==> flow/design.v <==
module fpadder (output logic [31:0] sum, output logic ready,
                input logic [31:0] a, input logic clock, nreset);
    logic [31:0] m,n;       
    logic [1:0] exp;
	logic sign; 
    logic adding, stopOp, infNum, abSum, notNum, bigNum;    
	logic [7:0] exp_m, exp_n;        						  
	logic [22:0] manti_m, manti_n;						 
	logic [23:0] manti_m2, manti_n2, manti_m1, manti_n1;	 
	logic sign_m, sign_n;		 
    assign sign_m = m[31];
    assign sign_n = n[31];
    assign exp_m = {m[30:23]};
    assign exp_n = {n[30:23]};
    assign manti_m = {m[22:0]};
    assign manti_n = {n[22:0]};
	assign manti_m2 = {1'b1, manti_m};
	assign manti_n2 = {1'b1, manti_n};
	always_comb 
      begin
        notNum = (exp_m == 255 & manti_m != 0) || (exp_n == 255 & manti_n != 0);  
		bigNum = (exp_m == 255 & manti_m == 0) || (exp_n == 255 & manti_n == 0);
      end 
    always_comb 
      begin
        exp = (exp_m > exp_n)? 2'b10 : (exp_m < exp_n)? 2'b01 : 2'b00;
        sign = (sign_m == sign_n)? '1 : '0;
      end
    always_comb
      begin
          if (exp == 2'b10) begin
            manti_n1 = manti_n2 >> (exp_m - exp_n);       
			manti_m1 = manti_m2;  
			end
          else if (exp == 2'b01) begin
            manti_m1 = manti_m2 >> (exp_n - exp_m);
			manti_n1 = manti_n2;	
			end
          else begin
			manti_m1 = manti_m2; 
			manti_n1 = manti_n2;	
			end
      end                                                
    logic [24:0] manti_m3, manti_n3, sum_manti;
    logic [7:0]  sum_exp;
    logic sum_sign;
    assign manti_m3 = {1'b0, manti_m1[23:0]};
    assign manti_n3 = {1'b0, manti_n1[23:0]};
    always_ff @(posedge clock, negedge nreset)      
      if(!nreset) begin
      	sum_manti <= 0;
        sum_exp <= 0; 
        sum_sign <= 0; end
      else if (adding == '1) begin	 
        if (sign == '1) begin               
        sum_manti <= (manti_n3 + manti_m3);    
		sum_exp <= (exp ==  2'b10)? exp_m : exp_n;
        sum_sign <= sign_m; end
        else if (sign == '0 & exp == 2'b10) begin
      	sum_manti <= manti_m3 - manti_n3;
		sum_exp <= exp_m; 
        sum_sign <= sign_m; end
        else if (sign == '0 & exp == 2'b01) begin
      	sum_manti <= manti_n3 - manti_m3;
      	sum_exp <= exp_n; 
        sum_sign <= sign_n; end
        else if (sign == '0 & exp == 2'b00) begin
       	sum_manti <= (manti_m3 > manti_n3)? (manti_m3 - manti_n3) : (manti_m3 < manti_n3)? (manti_n3 - manti_m3) : 25'h1000000;
      	sum_exp <= (manti_m3 > manti_n3)? exp_m : (manti_m3 < manti_n3)? exp_n : 8'h0; 
        sum_sign <= (manti_m3 > manti_n3)? sign_m : (manti_m3 < manti_n3)? sign_n : '0; end 	end
	  else if (stopOp == 1) begin
		sum_manti[24:23] <= 2'b01;
		sum_manti[22:0] <= 23'h7fffff;
      	sum_exp <= 8'hff; 
        sum_sign <= '0; end
	  else if (infNum == 1) begin
		if (sign == 1) begin			 
			sum_manti[24:23] <= 2'b01;
			sum_manti[22:0] <= 0;
			sum_exp <= 8'hff; 
			sum_sign <= sign_m; end	
		else begin						 
			sum_manti[24:23] <= 2'b01;
			sum_manti[22:0] <= 0;
			sum_exp <= (exp == 2'b0) ? 8'h0 : 8'hff; 
			sum_sign <= (exp == 2'b10)? sign_m : (exp == 2'b01)? sign_n : 1'b0; end	end				
      always_ff @(posedge clock, negedge nreset)
		if(!nreset)
			sum <= 0;
		else if(abSum == 1) begin
        if (sum_manti[24] == 1)	begin 
			if (sum_exp == 254)						 
				sum <= {sum_sign, 8'hff, 23'b0};      
			else if (sum_exp == 0 & sum_manti[22:0] == 0)
				sum <= 0;
			else 
				sum <= {sum_sign, sum_exp + 8'b1, sum_manti[23:1]}; end			
        else begin
			if (sum_manti[23] == 1)
			sum <= {sum_sign, sum_exp, sum_manti[22:0]};  
			else if (sum_manti[22] == 1)
			sum <= {sum_sign, (sum_exp - 8'h1), sum_manti[21:0], 1'b0}; 
			else if (sum_manti[21] == 1)
			sum <= {sum_sign, (sum_exp - 8'h2), sum_manti[20:0], 2'b0};
			else if (sum_manti[20] == 1)
			sum <= {sum_sign, (sum_exp - 8'h3), sum_manti[19:0], 3'b0};
			else if (sum_manti[19] == 1)
			sum <= {sum_sign, (sum_exp - 8'h4), sum_manti[18:0], 4'b0};
			else if (sum_manti[18] == 1)
			sum <= {sum_sign, (sum_exp - 8'h5), sum_manti[17:0], 5'b0}; 
			else if (sum_manti[17] == 1)
			sum <= {sum_sign, (sum_exp - 8'h6), sum_manti[16:0], 6'b0};
			else if (sum_manti[16] == 1)
			sum <= {sum_sign, (sum_exp - 8'h7), sum_manti[15:0], 7'b0};
			else if (sum_manti[15] == 1)
			sum <= {sum_sign, (sum_exp - 8'h8), sum_manti[14:0], 8'b0};
			else if (sum_manti[14] == 1)
			sum <= {sum_sign, (sum_exp - 8'h9), sum_manti[13:0], 9'b0}; 
			else if (sum_manti[13] == 1)
			sum <= {sum_sign, (sum_exp - 8'ha), sum_manti[12:0], 10'b0};
			else if (sum_manti[12] == 1)
			sum <= {sum_sign, (sum_exp - 8'hb), sum_manti[11:0], 11'b0};
			else if (sum_manti[11] == 1)
			sum <= {sum_sign, (sum_exp - 8'hc), sum_manti[10:0], 12'b0};
			else if (sum_manti[10] == 1)
			sum <= {sum_sign, (sum_exp - 8'hd), sum_manti[9:0], 13'b0}; 
			else if (sum_manti[9] == 1)
			sum <= {sum_sign, (sum_exp - 8'he), sum_manti[8:0], 14'b0};
			else if (sum_manti[8] == 1)
			sum <= {sum_sign, (sum_exp - 8'hf), sum_manti[7:0], 15'b0};
			else if (sum_manti[7] == 1)
			sum <= {sum_sign, (sum_exp - 8'h10), sum_manti[6:0], 16'b0};
			else if (sum_manti[6] == 1)
			sum <= {sum_sign, (sum_exp - 8'h11), sum_manti[5:0], 17'b0};
			else if (sum_manti[5] == 1)
			sum <= {sum_sign, (sum_exp - 8'h12), sum_manti[4:0], 18'b0};
			else if (sum_manti[4] == 1)
			sum <= {sum_sign, (sum_exp - 8'h13), sum_manti[3:0], 19'b0};
			else if (sum_manti[3] == 1)
			sum <= {sum_sign, (sum_exp - 8'h14), sum_manti[2:0], 20'b0}; 
			else if (sum_manti[2] == 1)
			sum <= {sum_sign, (sum_exp - 8'h15), sum_manti[1:0], 21'b0};
			else if (sum_manti[1] == 1)
			sum <= {sum_sign, (sum_exp - 8'h16), sum_manti[0], 22'b0};
			else if (sum_manti[0] == 1)
			sum <= {sum_sign, (sum_exp - 8'h17), 23'b0};
			end
			end
	enum {start, loadN1, loadN2, pred, asblSum, stop} state;
    always_ff @(posedge clock, negedge nreset)
    	if(!nreset)begin
    		state <= start;
			m <= 0;
			n <= 0;
			ready <= 0;
			infNum <= 0;
			stopOp <= 0;
			adding <= 0;
			abSum <= 0;  end
    	else begin
			ready <= 0;
			infNum <= 0;
			stopOp <= 0;
			adding <= 0;
			abSum <= 0;
			case(state)
				start:begin
					state <= loadN1; end
				loadN1:begin
					n <= a;
					state <= loadN2; end
				loadN2:begin
					m <= a;
					state <= pred; end
				pred: begin
					state <= asblSum;
					if (!notNum & bigNum)
						infNum <= 1;
					else if (notNum)
						stopOp <= 1;
					else
						adding <= 1; end
				asblSum:begin
					state <= stop;
					abSum <= 1; end
				stop:begin
					ready <= 1;
					state <= start; end				
            endcase
			end		
endmodule
# == Step by step through the tools: fpadder ==
# What the tools print for fpadder, step after step.
# Line numbers count from 1 in the design file above.
# Operators carry their Yosys type and port widths (W data, S select, Z words).
# The mark -- stands for no value.
# design
design,fpadder
clock_port,clock
library,sky130hd
corner,tt_025C_1v80

# == After elaboration ==
# Yosys after proc, flatten, opt, wreduce and memory -nomap, before mapping. Memory bits, and registers merged into a memory's read port (data or address), are not among the register bits. Print and check cells are not counted. Equal cells are merged and count once.
# word_totals
reg_bits,167
wordCells,169
out_inout_bits,33
# classes
add_sub_neg,29
n_cmp,4
n_shift,2
mux,84
n_logic,10
eq_ne,12
reduce_and_logical,16
# op_table
cell,count
$mux W32,27
$pmux W32 S6,1
$mux W23,7
$mux W8,12
$mux W24,3
$logic_not A23 Y1,3
$eq A32 B2 Y1 const B,2
$eq A32 B3 Y1 const B,2
$sub A8 B4 Y8 const B,8
$sub A8 B5 Y8 const B,8
$sub A24 B24 Y25,2
$mux W25,2
$shr A24 B8 Y24,2
$reduce_bool A23 Y1,2
$eq A32 B1 Y1 const B,1
$logic_not A32 Y1,1
$sub A8 B3 Y8 const B,4
$add A24 B24 Y25,1
$reduce_bool A25 Y1,1
$gt A24 B24 Y1,1
$lt A24 B24 Y1,1
$eq A8 B8 Y1 const B,3
$mux W1,24
$sub A8 B2 Y8 const B,2
$sub A8 B8 Y8,2
$mux W2,8
$and A1 B1 Y1,9
$add A8 B1 Y8 const B,1
# Other operator kinds: 15; their cells: 17.

# == Depth ==
# Depth = most cells in a row (Yosys ltp): at word level without a register or memory, in the mapped netlist without a sequential cell, where the memories' decode and read muxes count.
# logic_depth
word_depth,26
ABC_AREA,0
mapped_depth,33
ltp_nobuf,30

# == Netlist ==
# The flow's flattened synthesis, as Yosys stat reports it; memories are mapped. The netlist is that of the ABC_AREA named above (0 if unset); the other value can give another one.
# Totals and module areas in this step are rounded.
# mapped
flip_flops,140
buf_cells,208
area_mm2,0.018
cell_count,2351
# by_type
type,count,area_total_um2
sky130_fd_sc_hd__dfrtp_1,139,3.48E+03
sky130_fd_sc_hd__ha_1,107,1.34E+03
sky130_fd_sc_hd__a21oi_1,249,1.25E+03
sky130_fd_sc_hd__nand2_1,258,968.429
sky130_fd_sc_hd__o21ai_0,163,815.782
sky130_fd_sc_hd__mux2_2,65,731.952
sky130_fd_sc_hd__nor2_1,174,653.126
sky130_fd_sc_hd__mux2i_1,65,650.624
sky130_fd_sc_hd__clkbuf_1,163,611.837
sky130_fd_sc_hd__mux4_2,22,495.475
sky130_fd_sc_hd__xnor2_1,56,490.47
sky130_fd_sc_hd__a211oi_1,61,457.939
sky130_fd_sc_hd__a221oi_1,48,420.403
sky130_fd_sc_hd__inv_1,102,382.867
sky130_fd_sc_hd__nand3_1,55,275.264
sky130_fd_sc_hd__a31oi_1,38,237.728
sky130_fd_sc_hd__a221o_1,23,230.221
sky130_fd_sc_hd__a21o_1,30,225.216
# Not listed: further types 66, cells in them 533.

# == Timing after synthesis ==
# Path of least setup slack by OpenSTA after synthesis, without wires, with an ideal clock, recovery checks aside; 20% of the period is set as input and as output delay. Where synthesis merged equal registers, the netlist keeps one of their names.
# synth_path
path_kind,register to register
from,register m[23]
to,register sum_manti[22]
delay_ns,6.627
arrival_ns,6.544
clock_period_ns,20.0
t_required_ns,19.917
launch_ns,0.000
setup_slack_ns,13.373
driving_pins,29
path_buffers,1
setup_ns,0.083
period_less_setup_slack_ns,6.627
# "delay_ns" = arrival - input delay + setup time.
# "driving_pins": output pins that drive a net of the path, with the launching flip-flop's if there is one; two outputs of one cell count as two.
# "period_less_setup_slack_ns" is the clock period less the worst setup slack; recovery checks do not enter. This is arithmetic on one report: input and output delays are still those of the set period (20% each).
# The rows between start and end are the longest chain of elaborated cells between them; the timing report does not say that the signal goes this way. Where chains are equally long, one stands for them.
# Each line given opens the expression or statement behind the cell; cells for indexed reads and writes are added by Yosys, which also makes memories of some case tables.
# At most two assigning lines are given for a register; there are more.
# synth_via
path_cell_list,sky130_fd_sc_hd__dfrtp_1 sky130_fd_sc_hd__inv_1 sky130_fd_sc_hd__ha_1 sky130_fd_sc_hd__fa_1 sky130_fd_sc_hd__nor2b_1 sky130_fd_sc_hd__o31ai_1 sky130_fd_sc_hd__and2_1 sky130_fd_sc_hd__nor2_4 sky130_fd_sc_hd__a31oi_4 sky130_fd_sc_hd__a311oi_2 sky130_fd_sc_hd__mux2i_1 sky130_fd_sc_hd__buf_2 sky130_fd_sc_hd__nand4_1 sky130_fd_sc_hd__o211ai_1 sky130_fd_sc_hd__o21ai_1 sky130_fd_sc_hd__o31ai_1 sky130_fd_sc_hd__inv_1 sky130_fd_sc_hd__ha_1 sky130_fd_sc_hd__a21oi_1 sky130_fd_sc_hd__o21ai_1 sky130_fd_sc_hd__a211oi_1 sky130_fd_sc_hd__a2bb2oi_1 sky130_fd_sc_hd__a31o_2 sky130_fd_sc_hd__a21oi_1 sky130_fd_sc_hd__a21o_1 sky130_fd_sc_hd__nand2_1 sky130_fd_sc_hd__o21a_1 sky130_fd_sc_hd__o221a_2 sky130_fd_sc_hd__o22ai_1
elab_chain_len,14
# synth_lines
item,line,source
start: declaration,3,"logic [31:0] m,n;"
start: assignment,153,m <= 0;
start: assignment,173,m <= a;
$lt A8 B8 Y1,26,exp = (exp_m > exp_n)? 2'b10 : (exp_m < exp_n)? 2'b01 : 2'b00;
$mux W1,26,
$mux W2,26,
$eq A2 B1 Y1,35,else if (exp == 2'b01) begin
$mux W24,35,
$mux W24,31,if (exp == 2'b10) begin
$sub A24 B24 Y25,68,sum_manti <= (manti_m3 > manti_n3)? (manti_m3 - manti_n3) : (manti_m3 < manti_n3)? (manti_n3 - manti_m3) : 25' ...
$mux W25 (2 in a row),68,
$mux W23,67,else if (sign == '0 & exp == 2'b00) begin
$mux W23,63,else if (sign == '0 & exp == 2'b01) begin
$mux W23,59,else if (sign == '0 & exp == 2'b10) begin
$mux W23,55,if (sign == '1) begin
$mux W23,54,else if (adding == '1) begin
end: assignment,56,sum_manti <= (manti_n3 + manti_m3);
end: assignment,60,sum_manti <= manti_m3 - manti_n3;
end: declaration,44,"logic [24:0] manti_m3, manti_n3, sum_manti;"

# == Timing after layout ==
# From the final timing report of run 1: the path of least setup slack in the routed layout; clock arrival at registers is part of the times.
# layout_path
path_kind,register to register
from,register m[25]
to,register sum_manti[24]
clock_period_ns,8.6
path_buffers,2
driving_pins,30
arrival_ns,8.22
t_required_ns,8.96
launch_ns,0.49
setup_slack_ns,0.74
setup_ns,0.13
# The rows between start and end are the longest chain of elaborated cells between them; the timing report does not say that the signal goes this way. Where chains are equally long, one stands for them.
# At most two assigning lines are given for a register; there are more.
# layout_via
path_cell_list,sky130_fd_sc_hd__dfrtp_1 sky130_fd_sc_hd__inv_1 sky130_fd_sc_hd__ha_1 sky130_fd_sc_hd__nand2_1 sky130_fd_sc_hd__nor4_2 sky130_fd_sc_hd__nor2_1 sky130_fd_sc_hd__nand2_2 sky130_fd_sc_hd__buf_12 sky130_fd_sc_hd__nor2_1 sky130_fd_sc_hd__a311oi_2 sky130_fd_sc_hd__mux2i_1 sky130_fd_sc_hd__buf_4 sky130_fd_sc_hd__nand3_1 sky130_fd_sc_hd__o211ai_1 sky130_fd_sc_hd__o21ai_1 sky130_fd_sc_hd__o31ai_1 sky130_fd_sc_hd__inv_1 sky130_fd_sc_hd__fa_1 sky130_fd_sc_hd__o21ba_2 sky130_fd_sc_hd__or4_1 sky130_fd_sc_hd__a31oi_1 sky130_fd_sc_hd__o32ai_1 sky130_fd_sc_hd__nand3_1 sky130_fd_sc_hd__a31oi_1 sky130_fd_sc_hd__o31a_1 sky130_fd_sc_hd__o21bai_1 sky130_fd_sc_hd__a21oi_1 sky130_fd_sc_hd__o21bai_1 sky130_fd_sc_hd__a211oi_1 sky130_fd_sc_hd__o31ai_1
elab_chain_len,14
# layout_lines
item,line,source
start: declaration,3,"logic [31:0] m,n;"
start: assignment,153,m <= 0;
start: assignment,173,m <= a;
$lt A8 B8 Y1,26,exp = (exp_m > exp_n)? 2'b10 : (exp_m < exp_n)? 2'b01 : 2'b00;
$mux W1,26,
$mux W2,26,
$eq A2 B1 Y1,35,else if (exp == 2'b01) begin
$mux W24,35,
$mux W24,31,if (exp == 2'b10) begin
$sub A24 B24 Y25,68,sum_manti <= (manti_m3 > manti_n3)? (manti_m3 - manti_n3) : (manti_m3 < manti_n3)? (manti_n3 - manti_m3) : 25' ...
$mux W25 (2 in a row),68,
$mux W2,67,else if (sign == '0 & exp == 2'b00) begin
$mux W2,63,else if (sign == '0 & exp == 2'b01) begin
$mux W2,59,else if (sign == '0 & exp == 2'b10) begin
$mux W2,55,if (sign == '1) begin
$mux W2,54,else if (adding == '1) begin
end: assignment,56,sum_manti <= (manti_n3 + manti_m3);
end: assignment,60,sum_manti <= manti_m3 - manti_n3;
end: declaration,44,"logic [24:0] manti_m3, manti_n3, sum_manti;"

==> runs of fpadder <==
4 stored runs of fpadder in the flow (synthesis by Yosys, layout by OpenROAD, sky130hd cells), in arbitrary order. Constraints: input delay and output delay 20% of the set period each, output load 0.01 pF.
"worst_path_time_ns" means the part of the period allowed to the worst setup path (the constraints hold back 20% at inputs and 20% at outputs) less its slack; where the path has registers, the arrival times of their clocks count too.
"fin_power_mw" rests on the timing tool's default activity at the inputs, not on a simulated workload.
Measured values are rounded.

Run 1, flow files:
==> flow/run.sh <==
#!/bin/bash
# the make line also repeats the synthesis and layout settings of config.mk as NAME=value (left out here)
make -C /OpenROAD-flow-scripts/flow DESIGN_CONFIG=/design/flow/config.mk WORK_HOME=/design/flow/orfs CLKGATE_MAP_FILE= finish
==> flow/config.mk <==
export PLATFORM = sky130hd
export DESIGN_NAME = fpadder
export DESIGN_NICKNAME = fpadder
export VERILOG_FILES = /design/flow/design.v
export SDC_FILE = /design/flow/constraint.sdc
export NUM_CORES = 4
export LEC_CHECK = 0
export CAP_MARGIN = 20
export CORE_MARGIN = 2
export CORE_UTILIZATION = 40
export SLEW_MARGIN = 20
==> flow/constraint.sdc <==
create_clock -name core_clock -period 8.6 [get_ports {clock}]
set_input_delay 1.7200 -clock core_clock [delete_from_list [all_inputs] [get_ports {clock}]]
set_output_delay 1.7200 -clock core_clock [all_outputs]
set_load 0.01 [all_outputs]

==> results of run 1, as CSV <==
result,value
hold_ws_ns,0.36
total_negative_slack_ns,0.000
worst_path_time_ns,7.86
worst_setup_path_type,"register to register"
fin_power_mw,1.5
total_die_area_mm2,0.046
timing.setup.ws_ns,0.74
synth_chip_area_mm2,0.018
fin_util_frac,0.45

Run 2, flow files:
==> flow/run.sh <==
#!/bin/bash
# the make line also repeats the synthesis and layout settings of config.mk as NAME=value (left out here)
make -C /OpenROAD-flow-scripts/flow DESIGN_CONFIG=/design/flow/config.mk WORK_HOME=/design/flow/orfs CLKGATE_MAP_FILE= finish
==> flow/config.mk <==
export PLATFORM = sky130hd
export DESIGN_NAME = fpadder
export DESIGN_NICKNAME = fpadder
export VERILOG_FILES = /design/flow/design.v
export SDC_FILE = /design/flow/constraint.sdc
export NUM_CORES = 4
export LEC_CHECK = 0
export ABC_AREA = 1
export CAP_MARGIN = 25
export CORE_ASPECT_RATIO = 0.74
export CORE_MARGIN = 2
export CORE_UTILIZATION = 16
export CTS_CLUSTER_DIAMETER = 229
export CTS_CLUSTER_SIZE = 94
export GPL_ROUTABILITY_DRIVEN = 0
export MIN_ROUTING_LAYER = met1
export PLACE_DENSITY_LB_ADDON = 0.09
export SETUP_SLACK_MARGIN = -0.22
export SLEW_MARGIN = 25
export TNS_END_PERCENT = 45
==> flow/constraint.sdc <==
create_clock -name core_clock -period 6.47 [get_ports {clock}]
set_input_delay 1.2940 -clock core_clock [delete_from_list [all_inputs] [get_ports {clock}]]
set_output_delay 1.2940 -clock core_clock [all_outputs]
set_load 0.01 [all_outputs]

==> results of run 2, as CSV <==
result,value
fin_power_mw,2.0
worst_path_time_ns,6.33
worst_setup_path_type,"register to register"
total_negative_slack_ns,0.000
timing.setup.ws_ns,0.14
total_die_area_mm2,0.11
synth_chip_area_mm2,0.017
hold_ws_ns,0.35
fin_util_frac,0.22

Run 3, flow files:
==> flow/run.sh <==
#!/bin/bash
# the make line also repeats the synthesis and layout settings of config.mk as NAME=value (left out here)
make -C /OpenROAD-flow-scripts/flow DESIGN_CONFIG=/design/flow/config.mk WORK_HOME=/design/flow/orfs CLKGATE_MAP_FILE= finish
==> flow/config.mk <==
export PLATFORM = sky130hd
export DESIGN_NAME = fpadder
export DESIGN_NICKNAME = fpadder
export VERILOG_FILES = /design/flow/design.v
export SDC_FILE = /design/flow/constraint.sdc
export NUM_CORES = 4
export LEC_CHECK = 0
export ABC_AREA = 1
export CAP_MARGIN = 35
export CELL_PAD_IN_SITES_DETAIL_PLACEMENT = 2
export CELL_PAD_IN_SITES_GLOBAL_PLACEMENT = 0
export CORE_MARGIN = 9
export CORE_UTILIZATION = 28
export CTS_CLUSTER_DIAMETER = 249
export CTS_CLUSTER_SIZE = 65
export GPL_ROUTABILITY_DRIVEN = 0
export GPL_TIMING_DRIVEN = 0
export MIN_ROUTING_LAYER = met2
export PLACE_DENSITY = 0.87
export SETUP_SLACK_MARGIN = 0.81
export SLEW_MARGIN = 20
export TNS_END_PERCENT = 30
==> flow/constraint.sdc <==
create_clock -name core_clock -period 7.3 [get_ports {clock}]
set_input_delay 1.4600 -clock core_clock [delete_from_list [all_inputs] [get_ports {clock}]]
set_output_delay 1.4600 -clock core_clock [all_outputs]
set_load 0.01 [all_outputs]

Run 3: no results, routing failed with GRT-0116

Run 4, flow files:
==> flow/run.sh <==
#!/bin/bash
# the make line also repeats the synthesis and layout settings of config.mk as NAME=value (left out here)
make -C /OpenROAD-flow-scripts/flow DESIGN_CONFIG=/design/flow/config.mk WORK_HOME=/design/flow/orfs CLKGATE_MAP_FILE= finish
==> flow/config.mk <==
export PLATFORM = sky130hd
export DESIGN_NAME = fpadder
export DESIGN_NICKNAME = fpadder
export VERILOG_FILES = /design/flow/design.v
export SDC_FILE = /design/flow/constraint.sdc
export NUM_CORES = 4
export LEC_CHECK = 0
export CAP_MARGIN = 20
export CORE_MARGIN = 2
export CORE_UTILIZATION = 40
export SETUP_SLACK_MARGIN = 0.98
export SLEW_MARGIN = 20
==> flow/constraint.sdc <==
create_clock -name core_clock -period 9.53 [get_ports {clock}]
set_input_delay 1.9060 -clock core_clock [delete_from_list [all_inputs] [get_ports {clock}]]
set_output_delay 1.9060 -clock core_clock [all_outputs]
set_load 0.01 [all_outputs]

==> results of run 4, as CSV <==
result,value
synth_chip_area_mm2,0.018
timing.setup.ws_ns,1.5
total_die_area_mm2,0.046
total_negative_slack_ns,0.000
fin_util_frac,0.45
worst_path_time_ns,8.04
worst_setup_path_type,"register to register"
fin_power_mw,1.4
hold_ws_ns,0.35
